==> flow/design.v <==
module USER_PRJ1 #( parameter pADDR_WIDTH   = 12,
                   parameter pDATA_WIDTH   = 32
                 )
(
  output wire                        awready,
  output wire                        arready,
  output wire                        wready,
  output wire                        rvalid,
  output wire  [(pDATA_WIDTH-1) : 0] rdata,
  input  wire                        awvalid,
  input  wire                [11: 0] awaddr,
  input  wire                        arvalid,
  input  wire                [11: 0] araddr,
  input  wire                        wvalid,
  input  wire  [(pDATA_WIDTH-1) : 0] wdata,
  input  wire                        rready,
  input  wire                        ss_tvalid,
  input  wire  [(pDATA_WIDTH-1) : 0] ss_tdata,
  input  wire                        sm_tready,
  output wire                        ss_tready,
  output wire                        sm_tvalid,
  output wire  [(pDATA_WIDTH-1) : 0] sm_tdata,
  input  wire                        axi_clk,
  input  wire                        axi_reset_n
);
wire [3:0]  tap_WE;
wire        tap_EN;
wire [11:0] tap_A;
wire [31:0] tap_Di, tap_Do;
bram11 tap_ram(
    .clk(axi_clk),
    .we(|tap_WE),
    .re(tap_EN),
    .waddr(tap_A),
    .raddr(tap_A),
    .wdi(tap_Di),
    .rdo(tap_Do)
);
wire [3:0]  data_WE;
wire        data_EN;
wire [11:0] data_A;
wire [31:0] data_Di, data_Do;
bram11 data_ram(
    .clk(axi_clk),
    .we(|data_WE),
    .re(data_EN),
    .waddr(data_A),
    .raddr(data_A),
    .wdi(data_Di),
    .rdo(data_Do)
);
fir inst_fir(
    .awready(awready),
    .wready(wready),
    .awvalid(awvalid),
    .awaddr(awaddr),
    .wvalid(wvalid),
    .wdata(wdata),
    .arready(arready),
    .rready(rready),
    .arvalid(arvalid),
    .araddr(araddr),
    .rvalid(rvalid),
    .rdata(rdata),    
    .ss_tvalid(ss_tvalid), 
    .ss_tdata(ss_tdata), 
    .ss_tlast(1'b0),
    .ss_tready(ss_tready), 
    .sm_tready(sm_tready), 
    .sm_tvalid(sm_tvalid), 
    .sm_tdata(sm_tdata), 
    .tap_WE(tap_WE),
    .tap_EN(tap_EN),
    .tap_Di(tap_Di),
    .tap_A(tap_A),
    .tap_Do(tap_Do),
    .data_WE(data_WE),
    .data_EN(data_EN),
    .data_Di(data_Di),
    .data_A(data_A),
    .data_Do(data_Do),
    .axis_clk(axi_clk),
    .axis_rst_n(axi_reset_n)
);
endmodule  
module fir 
#(  parameter pADDR_WIDTH = 12,
    parameter pDATA_WIDTH = 32,
    parameter Tape_Num    = 10  
)
(
    output  wire                     awready,  
    output  wire                      wready,   
    input   wire                     awvalid,  
    input   wire [(pADDR_WIDTH-1):0] awaddr,   
    input   wire                     wvalid,  
    input   wire [(pDATA_WIDTH-1):0] wdata,   
    output  wire                     arready,  
    input   wire                     rready,  
    input   wire                     arvalid,  
    input   wire [(pADDR_WIDTH-1):0] araddr,  
    output  reg                      rvalid,  
    output  reg  [(pDATA_WIDTH-1):0] rdata,   
    input   wire                     ss_tvalid,  
    input   wire [(pDATA_WIDTH-1):0] ss_tdata,  
    input   wire                     ss_tlast,  
    output  reg                      ss_tready,  
    input   wire                     sm_tready,  
    output  reg                      sm_tvalid,  
    output  reg  [(pDATA_WIDTH-1):0] sm_tdata,  
    output  reg                      sm_tlast,  
    output  reg  [3:0]               tap_WE,
    output  wire                     tap_EN,
    output  reg  [(pDATA_WIDTH-1):0] tap_Di,
    output  wire   [(pADDR_WIDTH-1):0] tap_A,
    input   wire [(pDATA_WIDTH-1):0] tap_Do,
    output  reg  [3:0]               data_WE,
    output  wire                     data_EN,
    output  reg  [(pDATA_WIDTH-1):0] data_Di,
    output  wire [(pADDR_WIDTH-1):0] data_A,
    input   wire [(pDATA_WIDTH-1):0] data_Do,
    input   wire                     axis_clk,
    input   wire                     axis_rst_n
);
localparam S_RESET_RAM = 0;
localparam S_COMPUTE = 1;
localparam S_READY = 2;
localparam S_DONE = 3;
localparam S_FIN = 4;
localparam S_WAIT_START = 5;
reg ap_done_w, ap_done_r;
reg ap_idle_w, ap_idle_r;
reg ap_start_w, ap_start_r;
reg rvalid_w;
reg [(pDATA_WIDTH-1):0] rdata_w;
reg read_axil_wait_w, read_axil_wait_r;
reg tap_A_read, tap_A_write;
reg [(pDATA_WIDTH-1):0] data_len_w,data_len_r;
wire [31:0] addr_map_0_data;
reg [3:0] data_A_byte;
reg [3:0] state_w, state_r;
reg [3:0] data_addr_cnt_w, data_addr_cnt_r;
reg [3:0] data_addr_base_w, data_addr_base_r;
reg [(pDATA_WIDTH-1):0] res_w,res_r;
reg last_one_w, last_one_r;
wire [31:0] mac_result;
assign addr_map_0_data = {{29{1'b0}},ap_idle_r,ap_done_r,ap_start_r};
assign tap_EN = 1'b1;
assign data_EN = 1'b1;
assign tap_A =  tap_A_write ? awaddr-64 : 
                tap_A_read ? araddr-64 : data_addr_cnt_r;
assign wready = awvalid && wvalid;
assign awready = awvalid && wvalid;
assign data_A = data_A_byte;
assign arready = 1;
assign mac_result = $signed(res_r) + $signed($signed(data_Do) * $signed(tap_Do));
always @(*) begin
    state_w = state_r;
    case (state_r)
        S_RESET_RAM:begin
            if(data_addr_cnt_r == Tape_Num)begin
                state_w = S_WAIT_START;
            end
        end
        S_WAIT_START:begin
            if(ap_start_r)begin
                state_w = S_READY;
            end
        end
        S_READY:begin
            if(ss_tvalid)begin
                state_w = S_COMPUTE;
            end
        end
        S_COMPUTE:begin
            if(data_addr_cnt_r == Tape_Num+1)begin
                state_w = S_DONE;
            end
        end
        S_DONE:begin
            if(sm_tready)begin
                if(last_one_r) 
                    state_w = S_FIN;
                else
                    state_w = S_READY;
            end
        end
    endcase
end
always @(*) begin
    data_addr_cnt_w = data_addr_cnt_r;
    data_WE = 4'b0000;
    data_Di = 0;
    data_A_byte = 0;
    ap_done_w = ap_done_r;
    ap_idle_w = ap_idle_r;
    data_addr_base_w = data_addr_base_r;
    last_one_w = last_one_r;
    ss_tready = 0;
    sm_tvalid = 0;
    sm_tdata = 0;
    res_w = res_r;
    case (state_r)
        S_RESET_RAM:begin
            data_WE = 4'b1111;
            data_Di = 0;
            data_A_byte = data_addr_cnt_r;
            if (data_addr_cnt_r == Tape_Num)begin
                data_addr_cnt_w = data_addr_cnt_r;
                ap_idle_w = 0;
            end
            else begin
                data_addr_cnt_w = data_addr_cnt_r + 1;
            end
        end
        S_WAIT_START:begin
            data_addr_cnt_w = 0;
        end
        S_READY:begin
            ss_tready = 1;
            res_w = 0;
            if(ss_tvalid)begin
                data_Di = ss_tdata;
                data_WE = 4'b1111;
                data_A_byte = data_addr_base_r;
            end
        end
        S_COMPUTE:begin
            res_w = (data_addr_cnt_r == 0) ? res_r : mac_result;
            data_A_byte = (data_addr_base_r + data_addr_cnt_r > Tape_Num) ? 
                        data_addr_base_r + data_addr_cnt_r - Tape_Num - 1 : 
                        data_addr_base_r + data_addr_cnt_r;
            if(data_addr_cnt_r == Tape_Num+1)begin
                data_addr_cnt_w = 0;
                if(data_addr_base_r == 0)begin
                    data_addr_base_w = Tape_Num;
                end
                else begin
                    data_addr_base_w = data_addr_base_r - 1;
                end
                if(ss_tlast)begin
                    ap_done_w = 1;
                    ap_idle_w = 1;
                end
            end
            else begin
                data_addr_cnt_w = data_addr_cnt_r + 1;
            end
        end
        S_DONE:begin
            sm_tvalid = 1;
            sm_tdata = res_r;
            if(sm_tready)begin
                res_w = 0;
                last_one_w = ss_tlast;
            end
        end
        S_FIN:begin
        end
    endcase
end
always @(*) begin
    tap_A_write = 0;
    tap_Di = 0;
    tap_WE = 0;
    ap_start_w = 0;
    data_len_w = data_len_r;
    if(awvalid && wvalid)begin
        if(awaddr >= 64)begin
            tap_A_write = 1;
            tap_Di = wdata;
            tap_WE = 4'b1111;
        end
        else begin
            if (awaddr == 0)begin
                ap_start_w = 1;
            end
            else begin  
                data_len_w = wdata;
            end
        end
    end
end
always @(*) begin
    rvalid_w = 0;
    rdata_w = 0;
    read_axil_wait_w = 0;
    tap_A_read = 0;
    if(arvalid)begin
        if(araddr == 0)begin
            rdata_w = addr_map_0_data;
            rvalid_w = 1;
        end
        else begin
            if(read_axil_wait_r == 0) begin
                read_axil_wait_w = 1;
                tap_A_read = 1;
            end
            else begin
                rdata_w = tap_Do;
                rvalid_w = 1;
            end
        end
    end
end
always @(posedge axis_clk or negedge axis_rst_n) begin
    if(!axis_rst_n) begin
        ap_done_r <= 1'b0;
        ap_idle_r <= 1'b1;  
        ap_start_r <= 1'b0;
        rdata <= 0;
        rvalid <= 0;
        read_axil_wait_r <= 0;
        data_len_r <= 0;
        data_addr_cnt_r <= 0;
        state_r <= S_RESET_RAM;
        data_addr_base_r <= Tape_Num;
        res_r <= 0;
        last_one_r <= 0;
    end 
    else begin
        ap_done_r <= ap_done_w;
        ap_idle_r <= ap_idle_w;
        ap_start_r <= ap_start_w;
        rdata <= rdata_w;
        rvalid <= rvalid_w;
        read_axil_wait_r <= read_axil_wait_w;
        data_len_r <= data_len_w;
        data_addr_cnt_r <= data_addr_cnt_w;
        state_r <= state_w;
        data_addr_base_r <= data_addr_base_w;
        res_r <= res_w;
        last_one_r <= last_one_w;
    end
end
endmodule
module bram11 (clk, we, re, waddr, raddr, wdi, rdo);
    parameter ADDR_WIDTH = 12;
    parameter SIZE = 11;
    parameter BIT_WIDTH = 32;
    input                          clk;
    input                          we, re;
    input [ADDR_WIDTH-1:0]         waddr, raddr;
    input [BIT_WIDTH-1:0]          wdi;
    output reg [BIT_WIDTH-1:0]     rdo;
    reg [BIT_WIDTH-1:0] RAM [SIZE-1:0];
    wire [BIT_WIDTH-1:0] ram0 = RAM[0];
    wire [BIT_WIDTH-1:0] ram1 = RAM[1];
    wire [BIT_WIDTH-1:0] ram2 = RAM[2];
    wire [BIT_WIDTH-1:0] ram3 = RAM[3];
    wire [BIT_WIDTH-1:0] ram4 = RAM[4];
    wire [BIT_WIDTH-1:0] ram5 = RAM[5];
    wire [BIT_WIDTH-1:0] ram6 = RAM[6];
    wire [BIT_WIDTH-1:0] ram7 = RAM[7];
    wire [BIT_WIDTH-1:0] ram8 = RAM[8];
    wire [BIT_WIDTH-1:0] ram9 = RAM[9];
    wire [BIT_WIDTH-1:0] ram10 = RAM[10];
    always @(posedge clk)begin
        if(re) rdo <= RAM[raddr];
    end
    always @(posedge clk)begin
        if(we) RAM[waddr] <= wdi;
    end
endmodule
=== From RTL to reports: USER_PRJ1 ===
Each step is given for the RTL above and for the edited RTL.
"unedited" refers to lines of the RTL above, "edited" to lines of the edited file.
"difference": "edited" minus "unedited" as printed here. "relative change": 100 x difference / "unedited".
Cell names lack the library's common part.
Not given: -

* Design top: USER_PRJ1
* Clock port: axi_clk
* Cell library: sky130hd
* Timing corner: tt_025C_1v80

=== The edit ===
Unified diff, file above to edited file.
The edited RTL no longer does the same as the RTL above: the edit was made by script, with no optimisation intended.

<pre>
@@ -20,8 +20,12 @@
   output wire                        ss_tready,
   output wire                        sm_tvalid,
-  output wire  [(pDATA_WIDTH-1) : 0] sm_tdata,
+  output wire  [(pDATA_WIDTH-1) : 0] sm_tdata_ext,
   input  wire                        axi_clk,
   input  wire                        axi_reset_n
 );
+wire [(pDATA_WIDTH-1) : 0] sm_tdata;
+reg [(pDATA_WIDTH-1) : 0] sm_tdata_dly;
+always @(posedge axi_clk) sm_tdata_dly <= sm_tdata;
+assign sm_tdata_ext = sm_tdata_dly;
 wire [3:0]  tap_WE;
 wire        tap_EN;
</pre>

=== After elaboration ===
Counts by Yosys on the flattened word-level netlist (proc, flatten, opt, wreduce; memories kept). Register bits leave out memories and registers merged into their read ports (data or address). Print and check cells are left out. Cells with the same type and inputs are merged into one.
Yosys's memory passes give these memory sizes; they may raise the number of words (mostly to a power of two), join words into wider ones and drop unused or constant bits.

{| class="wikitable"
|+ Bit counts
! item !! unedited !! edited !! difference !! relative change (%)
|-
| flip-flop bits (word level) || 80 || 112 || +32 || +40.00
|-
| memories || 2 || 2 || 0 || 0.00
|-
| memory bits (read-only) || 0 || 0 || 0 || -
|-
| memory bits (writable) || 704 || 704 || 0 || 0.00
|-
| bits of input ports || 96 || 96 || 0 || 0.00
|-
| word width x clocked read ports || 64 || 64 || 0 || 0.00
|-
| latch bits || 0 || 0 || 0 || -
|}

{| class="wikitable"
|+ Memories
! item !! unedited !! edited
|-
| words x width with read and write ports || data_ram.RAM 11x32 r1 w1; tap_ram.RAM 11x32 r1 w1 || data_ram.RAM 11x32 r1 w1; tap_ram.RAM 11x32 r1 w1
|}

{| class="wikitable"
|+ Operators by class
! item !! unedited !! edited !! difference !! relative change (%)
|-
| divide/modulo/power cells || 0 || 0 || 0 || -
|-
| shift-type cells || 0 || 0 || 0 || -
|-
| equal/unequal tests || 13 || 13 || 0 || 0.00
|-
| reductions and logical operators || 16 || 16 || 0 || 0.00
|-
| $mul || 1 || 1 || 0 || 0.00
|-
| bitwise logic cells || 0 || 0 || 0 || -
|-
| $add $sub $neg || 8 || 8 || 0 || 0.00
|-
| multiplexer cells || 49 || 48 || -1 || -2.04
|-
| $lt $le $gt $ge || 2 || 2 || 0 || 0.00
|}

{| class="wikitable"
|+ Operators by type and width
! cell !! unedited !! edited !! difference !! relative change (%)
|-
| 32-bit two-way mux || 12 || 11 || -1 || -8.33
|-
| 4-bit two-way mux || 17 || 17 || 0 || 0.00
|-
| 1-bit two-way mux || 15 || 15 || 0 || 0.00
|-
| 2-bit inequality test with constant B || 4 || 4 || 0 || 0.00
|-
| 4-bit by 1-bit subtractor with 4-bit output with constant B || 4 || 4 || 0 || 0.00
|-
| 4-bit logical NOT || 3 || 3 || 0 || 0.00
|-
| 2-bit by 1-bit inequality test with 1-bit output with constant B || 3 || 3 || 0 || 0.00
|-
| 2-bit AND reduction || 3 || 3 || 0 || 0.00
|-
| 4-bit by 2-bit == test with 1-bit output with constant B || 2 || 2 || 0 || 0.00
|-
| 4-bit == test with constant B || 2 || 2 || 0 || 0.00
|-
| 12-bit logical NOT || 2 || 2 || 0 || 0.00
|-
| 4-bit case mux with 3-bit select || 2 || 2 || 0 || 0.00
|-
| 3-bit nonzero test || 2 || 2 || 0 || 0.00
|-
| 4-bit OR reduction || 2 || 2 || 0 || 0.00
|-
| 32-bit adder || 1 || 1 || 0 || 0.00
|-
| 4-bit by 1-bit adder with 4-bit output with constant B || 1 || 1 || 0 || 0.00
|-
| 4-bit by 4-bit adder with 5-bit output || 1 || 1 || 0 || 0.00
|-
| 4-bit by 1-bit == test with 1-bit output with constant B || 1 || 1 || 0 || 0.00
|-
| 4-bit by 3-bit == test with 1-bit output with constant B || 1 || 1 || 0 || 0.00
|-
| 12-bit by 7-bit greater-or-equal comparator with 1-bit output with constant B || 1 || 1 || 0 || 0.00
|-
| 5-bit by 4-bit > comparator with 1-bit output with constant B || 1 || 1 || 0 || 0.00
|-
| 1-bit logical AND || 1 || 1 || 0 || 0.00
|-
| 32-bit by 32-bit multiplier with 32-bit output || 1 || 1 || 0 || 0.00
|-
| 32-bit case mux with 3-bit select || 1 || 1 || 0 || 0.00
|-
| 4-bit case mux with 2-bit select || 1 || 1 || 0 || 0.00
|-
| 4-bit case mux with 5-bit select || 1 || 1 || 0 || 0.00
|-
| 3-bit AND reduction || 1 || 1 || 0 || 0.00
|-
| 6-bit AND reduction || 1 || 1 || 0 || 0.00
|}

Not every row of either side is listed.

=== Longest topological paths ===
Yosys ltp: most cells in a row. Word level: on the elaborated netlist, between registers, memories and ports. Mapped: between sequential cells and ports; inverters and the memories' decode and read muxes count.

{| class="wikitable"
|+ Depth
! item !! unedited !! edited !! difference !! relative change (%)
|-
| depth after elaboration || 6 || 6 || 0 || 0.00
|-
| ABC_AREA || 0 || 0 || - || -
|-
| mapped depth || 29 || 27 || -2 || -6.90
|}

=== Mapped cells and area ===
Yosys stat after the flow's synthesis: flattened, memories mapped to cells. It holds for the ABC_AREA given above (unset counts as 0); a run with the other value may have another netlist.

{| class="wikitable"
|+ Cell types
! cell type !! unedited !! edited !! difference !! relative change (%)
|-
| nand2_1 || 602 || 254 || -348 || -57.81
|-
| mux2_2 || 1 || 65 || +64 || +6400.00
|-
| nand3_1 || 77 || 22 || -55 || -71.43
|-
| o31ai_1 || 5 || 42 || +37 || +740.00
|-
| and3_1 || 69 || 34 || -35 || -50.72
|-
| o2111ai_1 || 1 || 36 || +35 || +3500.00
|-
| o211a_1 || 0 || 33 || +33 || -
|-
| dfxtp_1 || 64 || 96 || +32 || +50.00
|-
| a211oi_1 || 36 || 68 || +32 || +88.89
|-
| nand4_1 || 4 || 36 || +32 || +800.00
|-
| and2_1 || 384 || 415 || +31 || +8.07
|-
| mux2i_1 || 103 || 132 || +29 || +28.16
|-
| o21ai_0 || 97 || 68 || -29 || -29.90
|-
| a21o_1 || 20 || 9 || -11 || -55.00
|-
| xnor2_1 || 71 || 61 || -10 || -14.08
|-
| buf_6 || 2 || 12 || +10 || +500.00
|-
| nor2_1 || 73 || 66 || -7 || -9.59
|-
| buf_1 || 15 || 8 || -7 || -46.67
|}

Not every row of either side is listed.

{| class="wikitable"
|+ Synthesis totals
! item !! unedited !! edited !! difference !! relative change (%)
|-
| flip-flop cells || 849 || 881 || +32 || +3.77
|-
| chip area (Yosys) (um^2) || 49613.8 || 51190.3 || +1576.5 || +3.18
|-
| area of sequential cells (um^2) || 24453.5 || 25094.1 || +640.6 || +2.62
|-
| mapped cells || 4046 || 3925 || -121 || -2.99
|}

By module: a second synthesis without flattening, with its own total; a netlist apart from the flattened one above.

{| class="wikitable"
|+ Second synthesis, totals
! item !! unedited !! edited !! difference !! relative change (%)
|-
| cell total of the unflattened synthesis || 3958 || 3980 || +22 || +0.56
|-
| area total of the unflattened synthesis (um^2) || 51725.9 || 52381.5 || +655.6 || +1.27
|}

Rows give one instance, submodules left out.

{| class="wikitable"
|+ Modules, unedited
! module !! area (um^2) !! times used !! cells
|-
| bram11 || 14963.1 || 2 || 770
|-
| fir || 21780.9 || 1 || 2415
|-
| USER_PRJ1 || 18.8 || 1 || 3
|}

{| class="wikitable"
|+ Modules, edited
! module !! area (um^2) !! times used !! cells
|-
| bram11 || 14963.1 || 2 || 770
|-
| fir || 21795.9 || 1 || 2405
|-
| USER_PRJ1 || 659.4 || 1 || 35
|}

=== Timing after synthesis ===
OpenSTA on the mapped netlist: ideal clock, no wires. The path of least setup slack (recovery checks aside). Input and output delay are each 20% of the period. Register names are those of the netlist, which keeps one name where synthesis merged equal registers.

{| class="wikitable"
|+ Timing post-synthesis
! item !! unedited !! edited !! difference !! relative change (%)
|-
| path type || input -> register || input -> register || - || -
|-
| start || input port araddr[0] || input port awaddr[7] || - || -
|-
| end || memory tap_ram.RAM[0][0] || memory tap_ram.RAM[0][0] || - || -
|-
| clock period (ns) || 9.0 || 9.0 || 0.0 || 0.00
|-
| path delay (ns) || 5.227 || 5.238 || +0.011 || +0.21
|-
| arrival (ns) || 6.525 || 6.536 || +0.011 || +0.17
|-
| setup slack (ns) || 1.973 || 1.962 || -0.011 || -
|-
| input delay (ns) || 1.800 || 1.800 || 0.000 || 0.00
|-
| driving pins on the path || 10 || 8 || -2 || -20.00
|-
| setup time (ns) || 0.502 || 0.502 || 0.000 || -
|-
| buffers on the path || 2 || 2 || 0 || 0.00
|-
| synthesis period reached (ns) || 7.027 || 7.038 || +0.011 || +0.16
|}

"path delay" is the arrival time less input delay plus setup time.
"driving pins on the path": output pins that drive a net of the path, with the launching flip-flop's if there is one; two outputs of one cell count as two.
"synthesis period reached" = period - worst setup slack (recovery checks aside). The figure is calculated, with input and output delays left at 20% of the set period.
Between the ends stands the longest chain of elaborated cells between them, by number of cells; it is not shown to be the way that was timed. Of several equally long chains one is given.
A line is the first line of the expression or statement that the cell stems from. Yosys adds cells for indexed reads and writes and turns some case tables into memories.

Between the ends, post-synthesis, unedited:
* Cell sequence: nor4_1 a31oi_1 and2_1 buf_2 mux2i_1 nor2_1 a21oi_2 buf_2 nand2_1 nor4_1
* Cells in the longest elaborated chain: 6

{| class="wikitable"
|+ Ends and longest elaborated chain, post-synthesis, unedited
! item !! RTL line !! text
|-
| start, declared || 13 || <nowiki>input  wire                [11: 0] araddr,</nowiki>
|-
| 12-bit logical NOT || 290 || <nowiki>if(araddr == 0)begin</nowiki>
|-
| 1-bit two-way mux || 290 ||
|-
| 1-bit two-way mux || 289 || <nowiki>if(arvalid)begin</nowiki>
|-
| 4-bit two-way mux || 151 || <nowiki>tap_A_read ? araddr-64 : data_addr_cnt_r;</nowiki>
|-
| 4-bit two-way mux || 150 || <nowiki>assign tap_A =  tap_A_write ? awaddr-64 :</nowiki>
|-
| 4-bit two-way mux || 362 || <nowiki>if(we) RAM[waddr] <= wdi;</nowiki>
|-
| end, declared || 346 || <nowiki>reg [BIT_WIDTH-1:0] RAM [SIZE-1:0];</nowiki>
|}

edited: The path ends at the enable pin of a flip-flop; only ways to that pin are counted.

Between the ends, post-synthesis, edited:
* Cell sequence: or4_4 o31a_1 clkbuf_1 nand2_1 o21a_1 clkbuf_1 nand2_1 nor4_1
* Cells in the longest elaborated chain: 5

{| class="wikitable"
|+ Ends and longest elaborated chain, post-synthesis, edited
! item !! RTL line !! text
|-
| start, declared || 11 || <nowiki>input  wire                [11: 0] awaddr,</nowiki>
|-
| 12-bit by 7-bit greater-or-equal comparator with 1-bit output || 273 || <nowiki>if(awaddr >= 64)begin</nowiki>
|-
| 1-bit two-way mux || 273 ||
|-
| 1-bit two-way mux || 272 || <nowiki>if(awvalid && wvalid)begin</nowiki>
|-
| 4-bit two-way mux || 154 || <nowiki>assign tap_A =  tap_A_write ? awaddr-64 :</nowiki>
|-
| 4-bit two-way mux || 366 || <nowiki>if(we) RAM[waddr] <= wdi;</nowiki>
|-
| end, declared || 350 || <nowiki>reg [BIT_WIDTH-1:0] RAM [SIZE-1:0];</nowiki>
|}

=== Timing after layout ===
Path of least setup slack in the final report of the runs of pair A (OpenROAD, finished layout, wires in). Where an end is a register, its clock arrival counts in the times.

{| class="wikitable"
|+ Timing post-layout
! item !! unedited !! edited !! difference !! relative change (%)
|-
| path type || register -> register || register -> register || - || -
|-
| start || register data_ram.rdo[9] || register data_ram.rdo[11] || - || -
|-
| end || register inst_fir.res_r[31] || register inst_fir.res_r[27] || - || -
|-
| setup slack (ns) || 0.54 || 0.82 || +0.28 || -
|-
| clock period (ns) || 8.59 || 8.59 || 0.00 || 0.00
|-
| setup time (ns) || 0.10 || 0.13 || +0.03 || -
|-
| buffers on the path || 0 || 0 || 0 || -
|-
| driving pins on the path || 27 || 23 || -4 || -14.81
|-
| arrival (ns) || 8.62 || 8.35 || -0.27 || -3.13
|}

Between the ends stands the longest chain of elaborated cells between them, by number of cells; it is not shown to be the way that was timed. Of several equally long chains one is given.

Between the ends, post-layout, unedited:
* Cell sequence: dfxtp_1 and2_1 fa_1 fa_1 inv_1 fa_1 inv_1 fa_1 inv_1 fa_1 inv_1 fa_1 fa_1 inv_1 fa_1 inv_1 ha_1 and3_1 nand4_1 nor4_1 nand4_1 a31oi_1 o21a_1 o21a_1 o21ai_0 and3_1 o31ai_1
* Cells in the longest elaborated chain: 4

{| class="wikitable"
|+ Ends and longest elaborated chain, post-layout, unedited
! item !! RTL line !! text
|-
| start, declared || 345 || <nowiki>output reg [BIT_WIDTH-1:0]     rdo;</nowiki>
|-
| 32-bit by 32-bit multiplier with 32-bit output || 156 || <nowiki>assign mac_result = $signed(res_r) + $signed($signed(data_Do) * $signed(tap_Do));</nowiki>
|-
| 32-bit adder || 156 ||
|-
| 32-bit two-way mux || 229 || <nowiki>res_w = (data_addr_cnt_r == 0) ? res_r : mac_result;</nowiki>
|-
| 32-bit case mux with 3-bit select || 203 || <nowiki>case (state_r)</nowiki>
|-
| end, assigned || 318 || <nowiki>res_r <= 0;</nowiki>
|-
| end, assigned || 332 || <nowiki>res_r <= res_w;</nowiki>
|-
| end, declared || 144 || <nowiki>reg [(pDATA_WIDTH-1):0] res_w,res_r;</nowiki>
|}

Between the ends, post-layout, edited:
* Cell sequence: dfxtp_1 and2_1 fa_1 fa_1 fa_1 inv_1 fa_1 fa_1 fa_1 inv_1 fa_1 inv_1 fa_1 inv_1 ha_1 a21o_1 a21o_1 a21oi_1 o32ai_1 or2_2 a41o_1 a2111oi_0 o41ai_1
* Cells in the longest elaborated chain: 4

{| class="wikitable"
|+ Ends and longest elaborated chain, post-layout, edited
! item !! RTL line !! text
|-
| start, declared || 349 || <nowiki>output reg [BIT_WIDTH-1:0]     rdo;</nowiki>
|-
| 32-bit by 32-bit multiplier with 32-bit output || 160 || <nowiki>assign mac_result = $signed(res_r) + $signed($signed(data_Do) * $signed(tap_Do));</nowiki>
|-
| 32-bit adder || 160 ||
|-
| 32-bit two-way mux || 233 || <nowiki>res_w = (data_addr_cnt_r == 0) ? res_r : mac_result;</nowiki>
|-
| 32-bit case mux with 3-bit select || 207 || <nowiki>case (state_r)</nowiki>
|-
| end, assigned || 322 || <nowiki>res_r <= 0;</nowiki>
|-
| end, assigned || 336 || <nowiki>res_r <= res_w;</nowiki>
|-
| end, declared || 148 || <nowiki>reg [(pDATA_WIDTH-1):0] res_w,res_r;</nowiki>
|}

=== Measured runs ===
Runs of the flow (Yosys, OpenROAD) on both versions; the two runs of a pair have the same settings. The constraints put input and output delay at 20% of the set period each and load the outputs with 0.01 pF.

Settings, pair A:
* period_ns: 8.59
* CAP_MARGIN: 20
* CORE_MARGIN: 2
* CORE_UTILIZATION: 40
* SLEW_MARGIN: 20

{| class="wikitable"
|+ Results, pair A
! item !! unedited !! edited !! difference !! relative change (%)
|-
| summed negative setup slack (ns) || 0.000 || 0.000 || 0.000 || -
|-
| area of the standard cells in the finished layout (um^2) || 56300.2 || 57915.5 || +1615.3 || +2.87
|-
| total die area (um^2) || 126868.0 || 130852.0 || +3984.0 || +3.14
|-
| worst hold slack in the final report (ns) || 0.494 || 0.472 || -0.022 || -
|-
| netlist area reported by Yosys (um^2) || 49613.8 || 51190.3 || +1576.5 || +3.18
|-
| reached clock period (ns) || 8.052 || 7.771 || -0.281 || -3.49
|-
| setup slack of the worst path (ns) || 0.538 || 0.819 || +0.281 || -
|-
| utilization in the final report (%) || 45.7 || 45.5 || -0.2 || -
|}

Settings, pair B:
* ABC_AREA: 1
* CAP_MARGIN: 15
* CELL_PAD_IN_SITES_GLOBAL_PLACEMENT: 2
* CORE_UTILIZATION: 47
* CTS_CLUSTER_SIZE: 89
* MAX_ROUTING_LAYER: met5
* PLACE_DENSITY_LB_ADDON: 0.1
* SETUP_SLACK_MARGIN: 1.46
* TNS_END_PERCENT: 30
* period_ns: 7.02
* CORE_MARGIN: 2
* SLEW_MARGIN: 20

{| class="wikitable"
|+ Results, pair B
! item !! unedited !! edited !! difference !! relative change (%)
|-
| summed negative setup slack (ns) || 0.000 || 0.000 || 0.000 || -
|-
| area of the standard cells in the finished layout (um^2) || 61099.8 || 63276.9 || +2177.1 || +3.56
|-
| total die area (um^2) || 113741.0 || 117073.0 || +3332.0 || +2.93
|-
| worst hold slack in the final report (ns) || 0.457 || 0.447 || -0.010 || -
|-
| netlist area reported by Yosys (um^2) || 52197.6 || 53745.3 || +1547.7 || +2.97
|-
| reached clock period (ns) || 6.644 || 6.576 || -0.068 || -1.02
|-
| setup slack of the worst path (ns) || 0.376 || 0.444 || +0.068 || -
|-
| utilization in the final report (%) || 55.4 || 55.6 || +0.2 || -
|}

"reached clock period" means the clock period less the worst setup slack. The figure is calculated, with input and output delays left at 20% of the set period.
